==> flow/design.v <==
`timescale 1ns / 1ps
module checkfr_fsm(
    input [31:0] num_in,
    input clk, rst, r_i,
    output res,
    output reg r_o
    );
    reg [4:0] lst;
    reg [4:0] iter;
    reg res_rg;
    reg [1:0] state;
    reg [31:0] num;
    always@(posedge clk)
    begin
        if(rst)
            state <= 2'b00;
        else
        case(state)
        2'b00: if(r_i)
            begin
                lst <= 5'b11111;
                iter <= 0;
                res_rg <= 0;
                num <= num_in;
                state <= 2'b01;
            end
        2'b01:
            begin
                for(iter = 0; iter <= 22; iter = iter + 1)
                begin
                    if (lst == 5'b11111 && num[iter])
                        lst = iter;
                    else
                        lst = lst;
                end
                state <= 2'b10;
            end
        2'b10:
            begin
                if (num[30:23] > 7'b1111111)
                begin
                   res_rg = num[31] || ((22-(num[30:23]-7'b1111111)) >= lst) && (lst!=5'b11111);
                end
                else
                begin
                    res_rg = 1;
                end
                state <= 2'b00;
            end
        default:
            state <= 2'b00;
        endcase
    end
    always@(posedge clk)
    begin
        if(rst)
            r_o <= 0;
        else if(state == 2'b10)
            r_o <= 1;
        else
            r_o <= 0;
    end
    assign res = res_rg;
endmodule
`timescale 1ns / 1ps
module sum_fsm(
    input clk, rst, r_i,
    input [31:0] a, b,
    output [31:0] res,
    output reg r_o
    );
    reg [3:0] state;
    reg [31:0] mx;
    reg [31:0] mn;
    reg [24:0] mant;
    reg [22:0] mant_res;
    reg [8:0] exp;
    reg [4:0] carry;
    reg [4:0] iter;
    reg [31:0] res_reg;
    always@(posedge clk)
    begin
        if(rst)
            state <= 3'b000;
        else
        case(state)
            3'b000:
            begin
                state <= 3'b001;
                mx <= 0;
                mn <= 0;
                mant_res <= 0;
                mant <= 0;
                exp <= 0;
                carry <= 0;
                iter <= 0;
                res_reg <= 0;
            end
            3'b001: if(r_i)
            begin
                mx = (a[30:23] > b[30:23]) ? a : (((a[30:23] == b[30:23])) ? (a[22:0] > b[22:0] ? a : b) : b );
                mn = (a == mx) ? b : a;
                state <= 3'b010;
            end
            3'b010:
            begin
                mant <= (mx[31]^mn[31]) ? {1'b1, mx[22:0]} - ({1'b1, mn[22:0]} >> (mx[30:23]-mn[30:23])): {1'b1, mx[22:0]}+({1'b1, mn[22:0]} >> (mx[30:23]-mn[30:23]));
                state <= 3'b011;
            end
            3'b011:
            begin
                for(iter = 0; iter <= 24; iter = iter + 1)
                begin
                    if(mant[iter])
                        carry = iter;
                    else
                        carry = carry;
                end
                state <= 3'b100;
            end
            3'b100:
            begin
                mant_res <= mant[24] ? (mant >> 1) : (mant << (23-carry)); 
                state <= 3'b101;
            end
            3'b101:
            begin
                exp <= mx[30:23]+carry-5'b10111;
                state <= 3'b110;
            end
            3'b110:
            begin
                res_reg <= mx[31] ? {1'b1, exp[7:0], mant_res} : {1'b0, exp[7:0], mant_res};
                state <= 3'b111;
            end
            3'b111:
                state <= 3'b000;
            default:
                state <= 3'b000;
        endcase
    end
    always@(posedge clk)
    begin
        if(rst)
            r_o <= 0;
        else
        case(state)
            3'b000: r_o <= 0;
            3'b111: r_o <= 1;
        endcase
    end
    assign res = res_reg;
endmodule
`timescale 1ns / 1ps
module del_fsm(
    input [31:0] n, x,
    input clk, rst, r_i,
    output [31:0] res,
    output reg r_o
    );
    reg [24:0] divisible;
    reg [24:0] divider;
    reg [7:0] divs_exp;
    reg [7:0] divd_exp;
    reg divd_fb;
    reg divs_fb;
    reg [4:0] state;
    reg [4:0] iter;
    reg [23:0] mant_res;
    reg [24:0] reminder;
    reg [4:0] carry;
    reg [4:0] carry_sh;
    reg [8:0] exp;
    reg [31:0] res_reg;
    always@(posedge clk)
    begin
        if(rst)
            state <= 5'b00000;
        else
        case(state)
            5'b00000:
            begin
                divisible <= 0;
                divider <= 0;
                divs_exp <= 0;
                divd_exp <= 0;
                divd_fb <= 0;
                divs_fb <= 0;
                iter <= 0;
                mant_res <= 0;
                reminder <= 0;
                carry <= 0;
                res_reg <= 0;
                state <= 5'b00001;
            end
            5'b00001: if(r_i)
            begin
                divisible <= {1'b1, n[22:0]};
                divider <= {1'b1, x[22:0]};
                divs_exp <= n[30:23];
                divd_exp <= x[30:23];
                divd_fb <= n[31];
                divs_fb <= x[31];
                state <= 5'b00010;
            end
            5'b00010:
            begin
                if(divisible >= divider)
                begin
                    divisible <= divisible-divider;
                    mant_res <= mant_res +1'b1;
                    state <= 5'b00010;
                end
                else
                begin
                    reminder <= divisible;
                    state <= 5'b00011;
                end
            end
            5'b00011:
            begin
                reminder <= reminder << 1;
                state <= 5'b00100;
            end
            5'b00100:
            begin
                if(!mant_res[23])
                    state <= 5'b00101;
                else
                    state <= 5'b01010;  
            end
            5'b00101:
            begin
                if(reminder < divider)
                begin
                    mant_res <= mant_res << 1;
                    reminder <= reminder << 1;
                    state <= 5'b01001;
                end
                else
                    state <= 5'b00110;
            end
            5'b00110:
            begin
                mant_res <= (mant_res << 1) + 1'b1;
                state <= 5'b00111;
            end
            5'b00111:
            begin
                reminder <= reminder - divider;
                state <= 5'b01000;
            end
            5'b01000:
            begin
                reminder <= reminder << 1;
                state <= 5'b01001;
            end
            5'b01001:
            begin
                if(iter < 22)
                begin
                    iter <= iter + 1;
                    state <= 5'b00100;
                end
                else
                begin
                    state <= 5'b01010;
                    iter <= 0;
                end
            end
            5'b01010:  
            begin
                if(iter <= 23)
                    state <= 5'b01011;
                else
                    state <= 5'b01100;
            end
            5'b01011:
            begin
                if(mant_res[iter])
                begin
                    carry <= iter;
                    state <= 5'b01101;
                end
                else
                    state <= 5'b01101;
            end
            5'b01101:
            begin
                iter <= iter + 1;
                state <= 5'b01010;
            end
            5'b01100:
            begin
                carry_sh <= 23 - carry;
                state <= 5'b01110;
            end
            5'b01110:
            begin
                mant_res <= mant_res << carry_sh;
                state <= 5'b01111;
            end
            5'b01111:
            begin
                exp <= {1'b0,divs_exp}+7'b1111111-{1'b0,divd_exp};
                state <= 5'b10000;
            end
            5'b10000:
            begin
                res_reg <= {divs_fb^divd_fb, exp[7:0]-5'b10111+carry, mant_res[22:0]};
                state <= 5'b10001;
            end
            5'b10001:
            begin
                state <= 5'b00000;
            end
            default:
                state <= 5'b00000;
        endcase
    end
    always@(posedge clk)
    begin
        if(rst)
            r_o <= 0;
        else if(state == 5'b10001)
            r_o <= 1;
        else
            r_o <= 0;
    end    
    assign res = res_reg;
endmodule
`timescale 1ns / 1ps
module pow2_fsm(
    input [31:0] x,  
    input clk,
    input rst,
    input r_i,
    output [31:0] res,
    output err,
    output reg r_o
    );
    reg [8:0] exp_in;
    reg [22:0] mant_in;
    reg fb;
    reg [8:0] exp;
    reg [47:0] mant;
    reg [22:0] mant_res;
    reg [2:0] state;
    reg [31:0] res_reg;
    reg over;
    always@(posedge clk)
    begin
        if(rst)
            state <= 3'b000;
        else
        case(state)
        3'b000: if(r_i)
        begin
            exp_in <= x[30:23];
            mant_in <= x[22:0];
            fb <= x[31];
            exp <= 0;
            mant <= 0;
            mant_res <= 0;
            over <= 0;
            res_reg <= 0;
            state <= 3'b001;
        end
        3'b001:
        begin
            mant <= {1'b1,mant_in}*{1'b1,mant_in};
            state <= 3'b010;
        end
        3'b010:
        begin
            mant_res <= mant[47] ? mant[46:24] : mant[45:23];  
            state <= 3'b011;
        end
        3'b011:
        begin
            exp <= {1'b0,exp_in}+{1'b0,exp_in}-9'b001111111+mant[47];
            state <= 3'b100;
        end
        3'b100:
        begin
            res_reg = {1'b0, exp[7:0], mant_res};
            over = exp_in[7] ? {exp_in, mant_in} > res_reg[30:0] : {exp_in, mant_in} < res_reg[30:0];
            state <= 3'b101;
        end
        3'b101:
        begin
            state <= 3'b000;
        end
        default:
            state <= 3'b000;
        endcase
    end
    always@(posedge clk)
    begin
        if(rst)
            r_o <= 0;
        else if(state == 3'b101)
            r_o <= 1;
        else
            r_o <= 0;
    end
    assign res = res_reg;
    assign err = over;
endmodule
`timescale 1ns / 1ps
module fsm(
    input [15:0] dataIn,
    input R_I,
    input reset,
    input clk,
    output reg r_o,
    output reg [1:0] err,
    output [31:0] dataOut,
    output ready
    );
    reg [3:0] state;
    reg [31:0] reg_x;
    reg [31:0] reg_n;
    reg [31:0] counter;
    reg [31:0] step1;
    reg [31:0] step2;
    reg fr_i;
    reg fr_flag;
    wire fr_o;
    wire fr_res;
    reg incr_i;
    reg incr_flag;
    wire incr_o;
    wire [31:0] inc_res;
    reg sm_ri;
    reg sm_flag;
    wire sm_ro;
    wire [31:0] sm_res;
    reg dl_ri;
    reg dl_flag;
    wire dl_ro;
    wire [31:0] dl_res;
    reg pw_ri;
    reg pw_flag;
    wire pw_ro;
    wire pw_err;
    wire [31:0] pw_res;
    always@(posedge clk)
    begin
        if(reset)
        begin
            state <= 0;
            fr_i <= 0;
            incr_i <= 0;
            sm_ri <= 0;
            dl_ri <= 0;
            pw_ri <= 0;
        end
        else
        begin
            case(state)
                4'b0000:
                begin
                    reg_x <= 0;
                    reg_n <= 0;
                    counter <= 0;
                    err <= 0;
                    state <= 4'b0001;
                    fr_i <= 0;
                    fr_flag <= 1;
                    incr_i <= 0;
                    incr_flag <= 1;
                    sm_ri <= 0;
                    sm_flag <= 1;
                    dl_ri <= 0;
                    dl_flag <= 1;
                    pw_ri <= 0;
                    pw_flag <= 1;
                end
                4'b0001: if(R_I)
                begin
                    reg_x[31:16] <= dataIn;
                    state <= 4'b0010;
                end
                4'b0010: if(R_I)
                begin
                    reg_x[15:0] <= dataIn;
                    if ({reg_x[31:16], dataIn} == 0)
                    begin 
                        err <= 2'b11;
                        state <= 4'b1110;
                    end
                    else
                        state <= 4'b0011;    
                end
                4'b0011: if(R_I)
                begin
                    reg_n[31:16] <= dataIn;
                    state <= 4'b0100;
                end
                4'b0100: if(R_I)
                begin
                    reg_n[15:0] <= dataIn;
                    state <= 4'b1100;
                end
                4'b1100:  
                begin
                    if(fr_o)
                    begin
                        if(fr_res)
                        begin
                            err <= 2'b10;
                            reg_x <= 0;
                            fr_flag <= 1;
                            state <= 4'b1110;
                        end
                        else
                        begin
                            fr_flag <= 1;
                            state <= 4'b1101;
                        end
                    end
                    else
                    begin
                        if(fr_flag)
                        begin
                            fr_i <= 1;
                            fr_flag <= 0;
                        end
                        else
                            fr_i <= 0;
                   end
                end
                4'b1101:
                begin
                    state <= 4'b0101;
                end
                4'b0101:  
                begin
                    if(incr_o)
                    begin
                        counter <= inc_res;
                        if (inc_res[30:23]>reg_n[30:23] ? 1 : (inc_res[30:23]==reg_n[30:23] ? inc_res[22:0]>=reg_n[22:0] : 0))
                        begin
                            state <= 4'b0000;
                            incr_flag <= 1;
                        end
                        else
                        begin
                            incr_flag <= 1;
                            state <= 4'b0110;
                        end
                    end
                    else
                    begin
                        if(incr_flag)
                        begin
                            incr_i <= 1;
                            incr_flag <= 0;
                        end
                        else
                            incr_i <= 0;
                    end    
                end
                4'b0110:  
                begin
                    if(pw_ro)
                    begin
                        if (pw_err)
                        begin
                            err <= 2'b01;
                            reg_x <= 0;
                            state <= 4'b1110;
                            pw_flag <= 1;
                        end
                        else
                        begin
                            pw_flag <= 1;
                            step1 <= pw_res;
                            state <= 4'b0111;
                        end
                    end
                    else
                    begin
                        if(pw_flag)
                        begin
                            pw_ri <= 1;
                            pw_flag <= 0;
                        end
                        else
                            pw_ri <= 0;
                    end
                end
                4'b0111:  
                begin
                    if(dl_ro)
                    begin
                        dl_flag <= 1;
                        step2 <= dl_res;
                        state <= 4'b1000;
                    end
                    else
                    begin
                        if(dl_flag)
                        begin
                            dl_ri <= 1;
                            dl_flag <= 0;
                        end
                        else
                            dl_ri <= 0;
                   end
                end
                4'b1000:  
                begin
                    if(sm_ro)
                    begin
                        sm_flag <= 1;
                        reg_x <= sm_res;
                        state <= 4'b1110;
                    end
                    else
                    begin
                        if(sm_flag)
                        begin
                            sm_ri <= 1;
                            sm_flag <= 0;
                        end
                        else
                            sm_ri <= 0;
                    end
                end
                4'b1110:  
                begin
                    if(err==0)
                        state <= 4'b0101;
                    else
                        state <= 4'b0000;
                end
            endcase 
        end
    end
    always@(posedge clk)
    begin
        if(reset)
            r_o <= 0;
        else
        case(state)
            4'b0000: r_o <= 0;
            4'b0101: r_o <= 0;
            4'b1110: r_o <= 1;
            4'b1101: r_o <= 1;
        endcase
    end
    assign dataOut = reg_x;
    assign ready = (state == 4'b0001) || (state == 4'b0010) ||
                   (state == 4'b0011) || (state == 4'b0100);
    checkfr_fsm FR(
        .clk(clk),
        .rst(reset),
        .r_i(fr_i),
        .num_in(reg_n),
        .res(fr_res),
        .r_o(fr_o)
    );
    sum_fsm INCR(
        .clk(clk),
        .rst(reset),
        .r_i(incr_i),
        .r_o(incr_o),
        .a(counter),
        .b(32'b00111111100000000000000000000000),
        .res(inc_res)
    );
    sum_fsm SM(
        .clk(clk),
        .rst(reset),
        .r_i(sm_ri),
        .r_o(sm_ro),
        .a(step1),
        .b(step2),
        .res(sm_res)
    );
    pow2_fsm PW(
        .clk(clk),
        .rst(reset),
        .r_i(pw_ri),
        .r_o(pw_ro),
        .x(reg_x),
        .err(pw_err),
        .res(pw_res)
    );
    del_fsm DL(
        .clk(clk),
        .rst(reset),
        .r_i(dl_ri),
        .r_o(dl_ro),
        .n(reg_n),
        .x(reg_x),
        .res(dl_res)
    );
endmodule
Reports on fsm
Tool output for the design above, in the order of the flow.
Lines are those of the file above, counted from 1.
Operators: Yosys type, input widths -> output width; for muxes data width and select width s.
Cell names lack the library's common part.
The mark - stands for no value.
- design top: fsm
- clock port: clk
- standard-cell library: sky130hd
- corner: tt_025C_1v80

Word level
Yosys after proc, flatten, opt, wreduce and memory -nomap, before mapping. Memory bits, and registers merged into a memory's read port (data or address), are not among the register bits. Print and check cells are not counted.
- register bits after elaboration: 867
- noted output and inout port bits: 36
- $add $sub $neg at 27
- $mul: 1
- magnitude comparators: 14
- noted equality and inequality tests: 106
- shifts and indexed selects: 6
- multiplexer cells: 273
- bitwise logic cells: 5
- reduce/logical cells: 127
- operators by type and width (operator ; number):
    $mul 24x24->48 ; 1
    $mux 5 ; 121
    $pmux 32 s2 ; 9
    $mux 32 ; 16
    $mux 25 ; 7
    $pmux 16 s5 ; 2
    $pmux 25 s2 ; 3
    $pmux 23 s2 ; 3
    $eq 5x5->1 const B ; 25
    $pmux 25 s5 ; 1
    $pmux 24 s5 ; 1
    $mux 16 ; 7
    $pmux 48 s2 ; 1
    $mux 23 ; 4
    $pmux 5 s17 ; 1
    $pmux 8 s2 ; 5
    $pmux 25 s3 ; 1
    $shl 25x32->23 ; 2
    $eq 32x32->1 ; 2
    $mux 4 ; 16
    $pmux 16 s2 ; 2
    $reduce_bool 2->1 ; 31
    $pmux 4 s7 ; 2
    $reduce_and 3->1 ; 18
    $ne 26x1->1 const B ; 2
    $add 24x25->25 ; 2
    $sub 24x25->25 ; 2
    $shr 24x8->25 ; 2
Other operator kinds: 78; their cells: 270.

Depth
Longest topological path by Yosys (ltp), each cell counted once; first at word level (registers and memories cut), then after technology mapping (sequential cells cut; the memories' decode and read muxes count).
- word-level depth: 114
- noted ABC_AREA: 0
- noted depth in mapped cells: 29

Synthesis result
Yosys stat after the flow's synthesis: flattened, memories mapped to cells. It holds for the ABC_AREA given above (unset counts as 0); a run with the other value may have another netlist.
- cell types (type ; number):
    edfxtp_1 ; 808
    fa_1 ; 433
    ha_1 ; 451
    inv_1 ; 781
    and2_1 ; 443
    mux4_2 ; 71
    mux2i_1 ; 146
    nor2_1 ; 356
    nand2_1 ; 353
    a21oi_1 ; 264
    dfxtp_1 ; 66
    nor2b_1 ; 211
    xor2_1 ; 122
    o21ai_0 ; 211
    xnor2_1 ; 110
    clkbuf_1 ; 222
    nor3_1 ; 120
    a21o_1 ; 79
Not listed: further types 75, cells in them 993.
- cell count at 6240
- noted chip area (Yosys): 66416.2 um2
- sequential part of the area: 25584.5 um2
- mapped flip-flops: 874
- noted buffer cells: 250
The figures by module come from a second, unflattened synthesis with its own total; it is not the netlist above.
- noted cell total of the unflattened synthesis: 6780
- noted area (unflattened synthesis): 69739.4 um2
Each row is one instance without its submodules.
- by module (module ; instances ; cells ; area (um2) ; seq. area (um2)):
    sum_fsm ; 2 ; 1362 ; 13132.6 ; 4894.7
    pow2_fsm ; 1 ; 2101 ; 21225.4 ; 3713.6
    del_fsm ; 1 ; 1197 ; 12239.2 ; 5515.3
    fsm ; 1 ; 507 ; 7469.7 ; 5375.2
    checkfr_fsm ; 1 ; 251 ; 2539.9 ; 1221.2

Path before layout
OpenSTA on the mapped netlist: ideal clock, no wires. The path of least setup slack (recovery checks aside). Input and output delay are each 20% of the period. Register names are those of the netlist, which keeps one name where synthesis merged equal registers.
- kind: register -> register
- from: reg PW.mant_in[2]
- to: reg PW.mant[46]
- clock period: 10.0 ns
- noted library setup time: 0.259 ns
- launch time at the first pin: 0.000 ns
- noted arrival: 7.861 ns
- setup slack: 1.880 ns
- path delay: 8.120 ns
- noted stages: 28
- path buffers: 2
- synthesis period reached at 8.12 ns
"path delay" is the arrival time less input delay plus setup time.
"stages": output pins that drive a net of the path, with the launching flip-flop's if there is one; two outputs of one cell count as two.
"synthesis period reached" is the clock period less the worst setup slack; recovery checks do not enter. This is arithmetic on one report: input and output delays are still those of the set period (20% each).
Between the ends stands the longest chain of elaborated cells between them, by number of cells; it is not shown to be the way that was timed. Of several equally long chains one is given.
A line is the first line of the expression or statement that the cell stems from. Yosys adds cells for indexed reads and writes and turns some case tables into memories.
- cell sequence: edfxtp_1 -> clkbuf_1 -> inv_1 -> clkbuf_1 -> nor2_1 -> fa_1 -> fa_1 -> fa_1 -> inv_1 -> fa_1 -> inv_1 -> fa_1 -> inv_1 -> fa_1 -> inv_1 -> fa_1 -> ha_1 -> a211oi_1 -> or3_1 -> nand4_1 -> or4_1 -> a311oi_2 -> o21ai_0 -> a2111oi_0 -> nor3_1 -> o31ai_1 -> a21o_1 -> a21oi_1
- cells in the longest elaborated chain at 2
- ends and longest elaborated chain, post-synthesis (what ; RTL line ; source):
    from (decl) ; 343 ; reg [22:0] mant_in;
    from (assign) ; 360 ; mant_in <= x[22:0];
    $mul 24x24->48 ; 371 ; mant <= {1'b1,mant_in}*{1'b1,mant_in};
    $pmux 48 s2 ; 356 ; case(state)
    to (assign) ; 363 ; mant <= 0;
    to (assign) ; 371 ;
    to (decl) ; 346 ; reg [47:0] mant;

Path in the finished layout
From the final timing report of run A: the path of least setup slack in the routed layout; clock arrival at registers is part of the times.
- kind: register -> register
- from: reg PW.mant_in[7]
- to: reg PW.mant[46]
- clock period: 9.17 ns
- noted library setup time: 0.25 ns
- launch time at the first pin: 0.70 ns
- noted arrival: 9.15 ns
- setup slack: 0.49 ns
- noted stages: 25
- path buffers: 3
Between the ends stands the longest chain of elaborated cells between them, by number of cells; it is not shown to be the way that was timed. Of several equally long chains one is given.
- cell sequence: edfxtp_1 -> buf_4 -> inv_1 -> buf_4 -> ha_1 -> xnor2_1 -> fa_1 -> fa_1 -> fa_1 -> fa_1 -> fa_1 -> fa_1 -> ha_1 -> a21o_1 -> a2bb2oi_1 -> nand4_1 -> or4_1 -> a311oi_2 -> buf_4 -> o21ai_0 -> a2111oi_0 -> nor3_1 -> o31ai_1 -> a21o_1 -> a21oi_1
- cells in the longest elaborated chain at 2
- ends and longest elaborated chain, post-layout (what ; RTL line ; source):
    from (decl) ; 343 ; reg [22:0] mant_in;
    from (assign) ; 360 ; mant_in <= x[22:0];
    $mul 24x24->48 ; 371 ; mant <= {1'b1,mant_in}*{1'b1,mant_in};
    $pmux 48 s2 ; 356 ; case(state)
    to (assign) ; 363 ; mant <= 0;
    to (assign) ; 371 ;
    to (decl) ; 346 ; reg [47:0] mant;

Memo
Re: implementation data of fsm

Settings and measured results of 6 stored flow runs for module fsm (sky130hd), not sorted in any way. The constraints put input and output delay at 20% of the set period each and load the outputs with 0.01 pF.
"time used up by the worst setup path" = time allowed to the worst setup path (clock period - input delay - output delay, where it has them) - its slack; a late launch clock adds to it, a late capture clock takes from it.
"total design power": no workload was simulated; the value follows from the tool's default switching activity.

Run A
Settings were CORE_UTILIZATION = 40; period_ns = 9.17; CAP_MARGIN = 20; CORE_MARGIN = 2; SLEW_MARGIN = 20
- noted the utilization in the final report: 44.1%
- noted the total design power: 9.796 mW
- noted the Yosys chip area after synthesis: 66,416.2 um2
- summed negative setup slack at 0.000 ns
- noted the setup slack of the critical path: 0.486 ns
- time used up by the worst setup path at 8.68 ns
- worst setup path type: register -> register
- noted the die footprint: 169,316.0 um2

Run B
Settings were CAP_MARGIN = 0; CELL_PAD_IN_SITES_DETAIL_PLACEMENT = 0; CELL_PAD_IN_SITES_GLOBAL_PLACEMENT = 2; CORE_MARGIN = 4; CORE_UTILIZATION = 20; CTS_CLUSTER_DIAMETER = 330; PLACE_DENSITY_LB_ADDON = 0.14; period_ns = 10.2; SLEW_MARGIN = 20
- noted the utilization in the final report: 23.1%
- noted the total design power: 9.489 mW
- noted the Yosys chip area after synthesis: 66,416.2 um2
- summed negative setup slack at 0.000 ns
- noted the setup slack of the critical path: 1.352 ns
- time used up by the worst setup path at 8.85 ns
- worst setup path type: register -> register
- noted the die footprint: 341,366.0 um2

Run C
Settings were ABC_AREA = 0; CAP_MARGIN = 15; CELL_PAD_IN_SITES_DETAIL_PLACEMENT = 2; CELL_PAD_IN_SITES_GLOBAL_PLACEMENT = 3; CORE_UTILIZATION = 32; CTS_CLUSTER_DIAMETER = 194; GPL_TIMING_DRIVEN = 1; HOLD_SLACK_MARGIN = 0.04; MAX_ROUTING_LAYER = met4; PLACE_DENSITY_LB_ADDON = 0.04; SLEW_MARGIN = 35; TNS_END_PERCENT = 55; period_ns = 6.98; CORE_MARGIN = 2
- noted the utilization in the final report: 37.6%
- noted the total design power: 13.995 mW
- noted the Yosys chip area after synthesis: 66,416.2 um2
- summed negative setup slack at -9.678 ns
- noted the setup slack of the critical path: -0.663 ns
- time used up by the worst setup path at 7.64 ns
- worst setup path type: register -> register
- noted the die footprint: 211,209.0 um2

Run D
Settings were CORE_UTILIZATION = 40; period_ns = 11.0; CAP_MARGIN = 20; CORE_MARGIN = 2; SLEW_MARGIN = 20
- noted the utilization in the final report: 44.1%
- noted the total design power: 8.252 mW
- noted the Yosys chip area after synthesis: 66,416.2 um2
- summed negative setup slack at 0.000 ns
- noted the setup slack of the critical path: 1.767 ns
- time used up by the worst setup path at 9.23 ns
- worst setup path type: register -> register
- noted the die footprint: 169,316.0 um2

Run E
Settings were CELL_PAD_IN_SITES_DETAIL_PLACEMENT = 2; CELL_PAD_IN_SITES_GLOBAL_PLACEMENT = 1; CORE_MARGIN = 6; CORE_UTILIZATION = 71; GPL_ROUTABILITY_DRIVEN = 0; GPL_TIMING_DRIVEN = 1; PLACE_DENSITY_LB_ADDON = 0.25; SLEW_MARGIN = 10; period_ns = 8.66; CAP_MARGIN = 20
- stopped before the end: placement reported a tool error

Run F
Settings were CORE_ASPECT_RATIO = 0.58; CORE_MARGIN = 3; PLACE_DENSITY_LB_ADDON = 0.17; SLEW_MARGIN = 25; period_ns = 10.0; CAP_MARGIN = 20; CORE_UTILIZATION = 40
- noted the utilization in the final report: 44.3%
- noted the total design power: 9.001 mW
- noted the Yosys chip area after synthesis: 66,416.2 um2
- summed negative setup slack at 0.000 ns
- noted the setup slack of the critical path: 0.820 ns
- time used up by the worst setup path at 9.18 ns
- worst setup path type: register -> register
- noted the die footprint: 171,150.0 um2
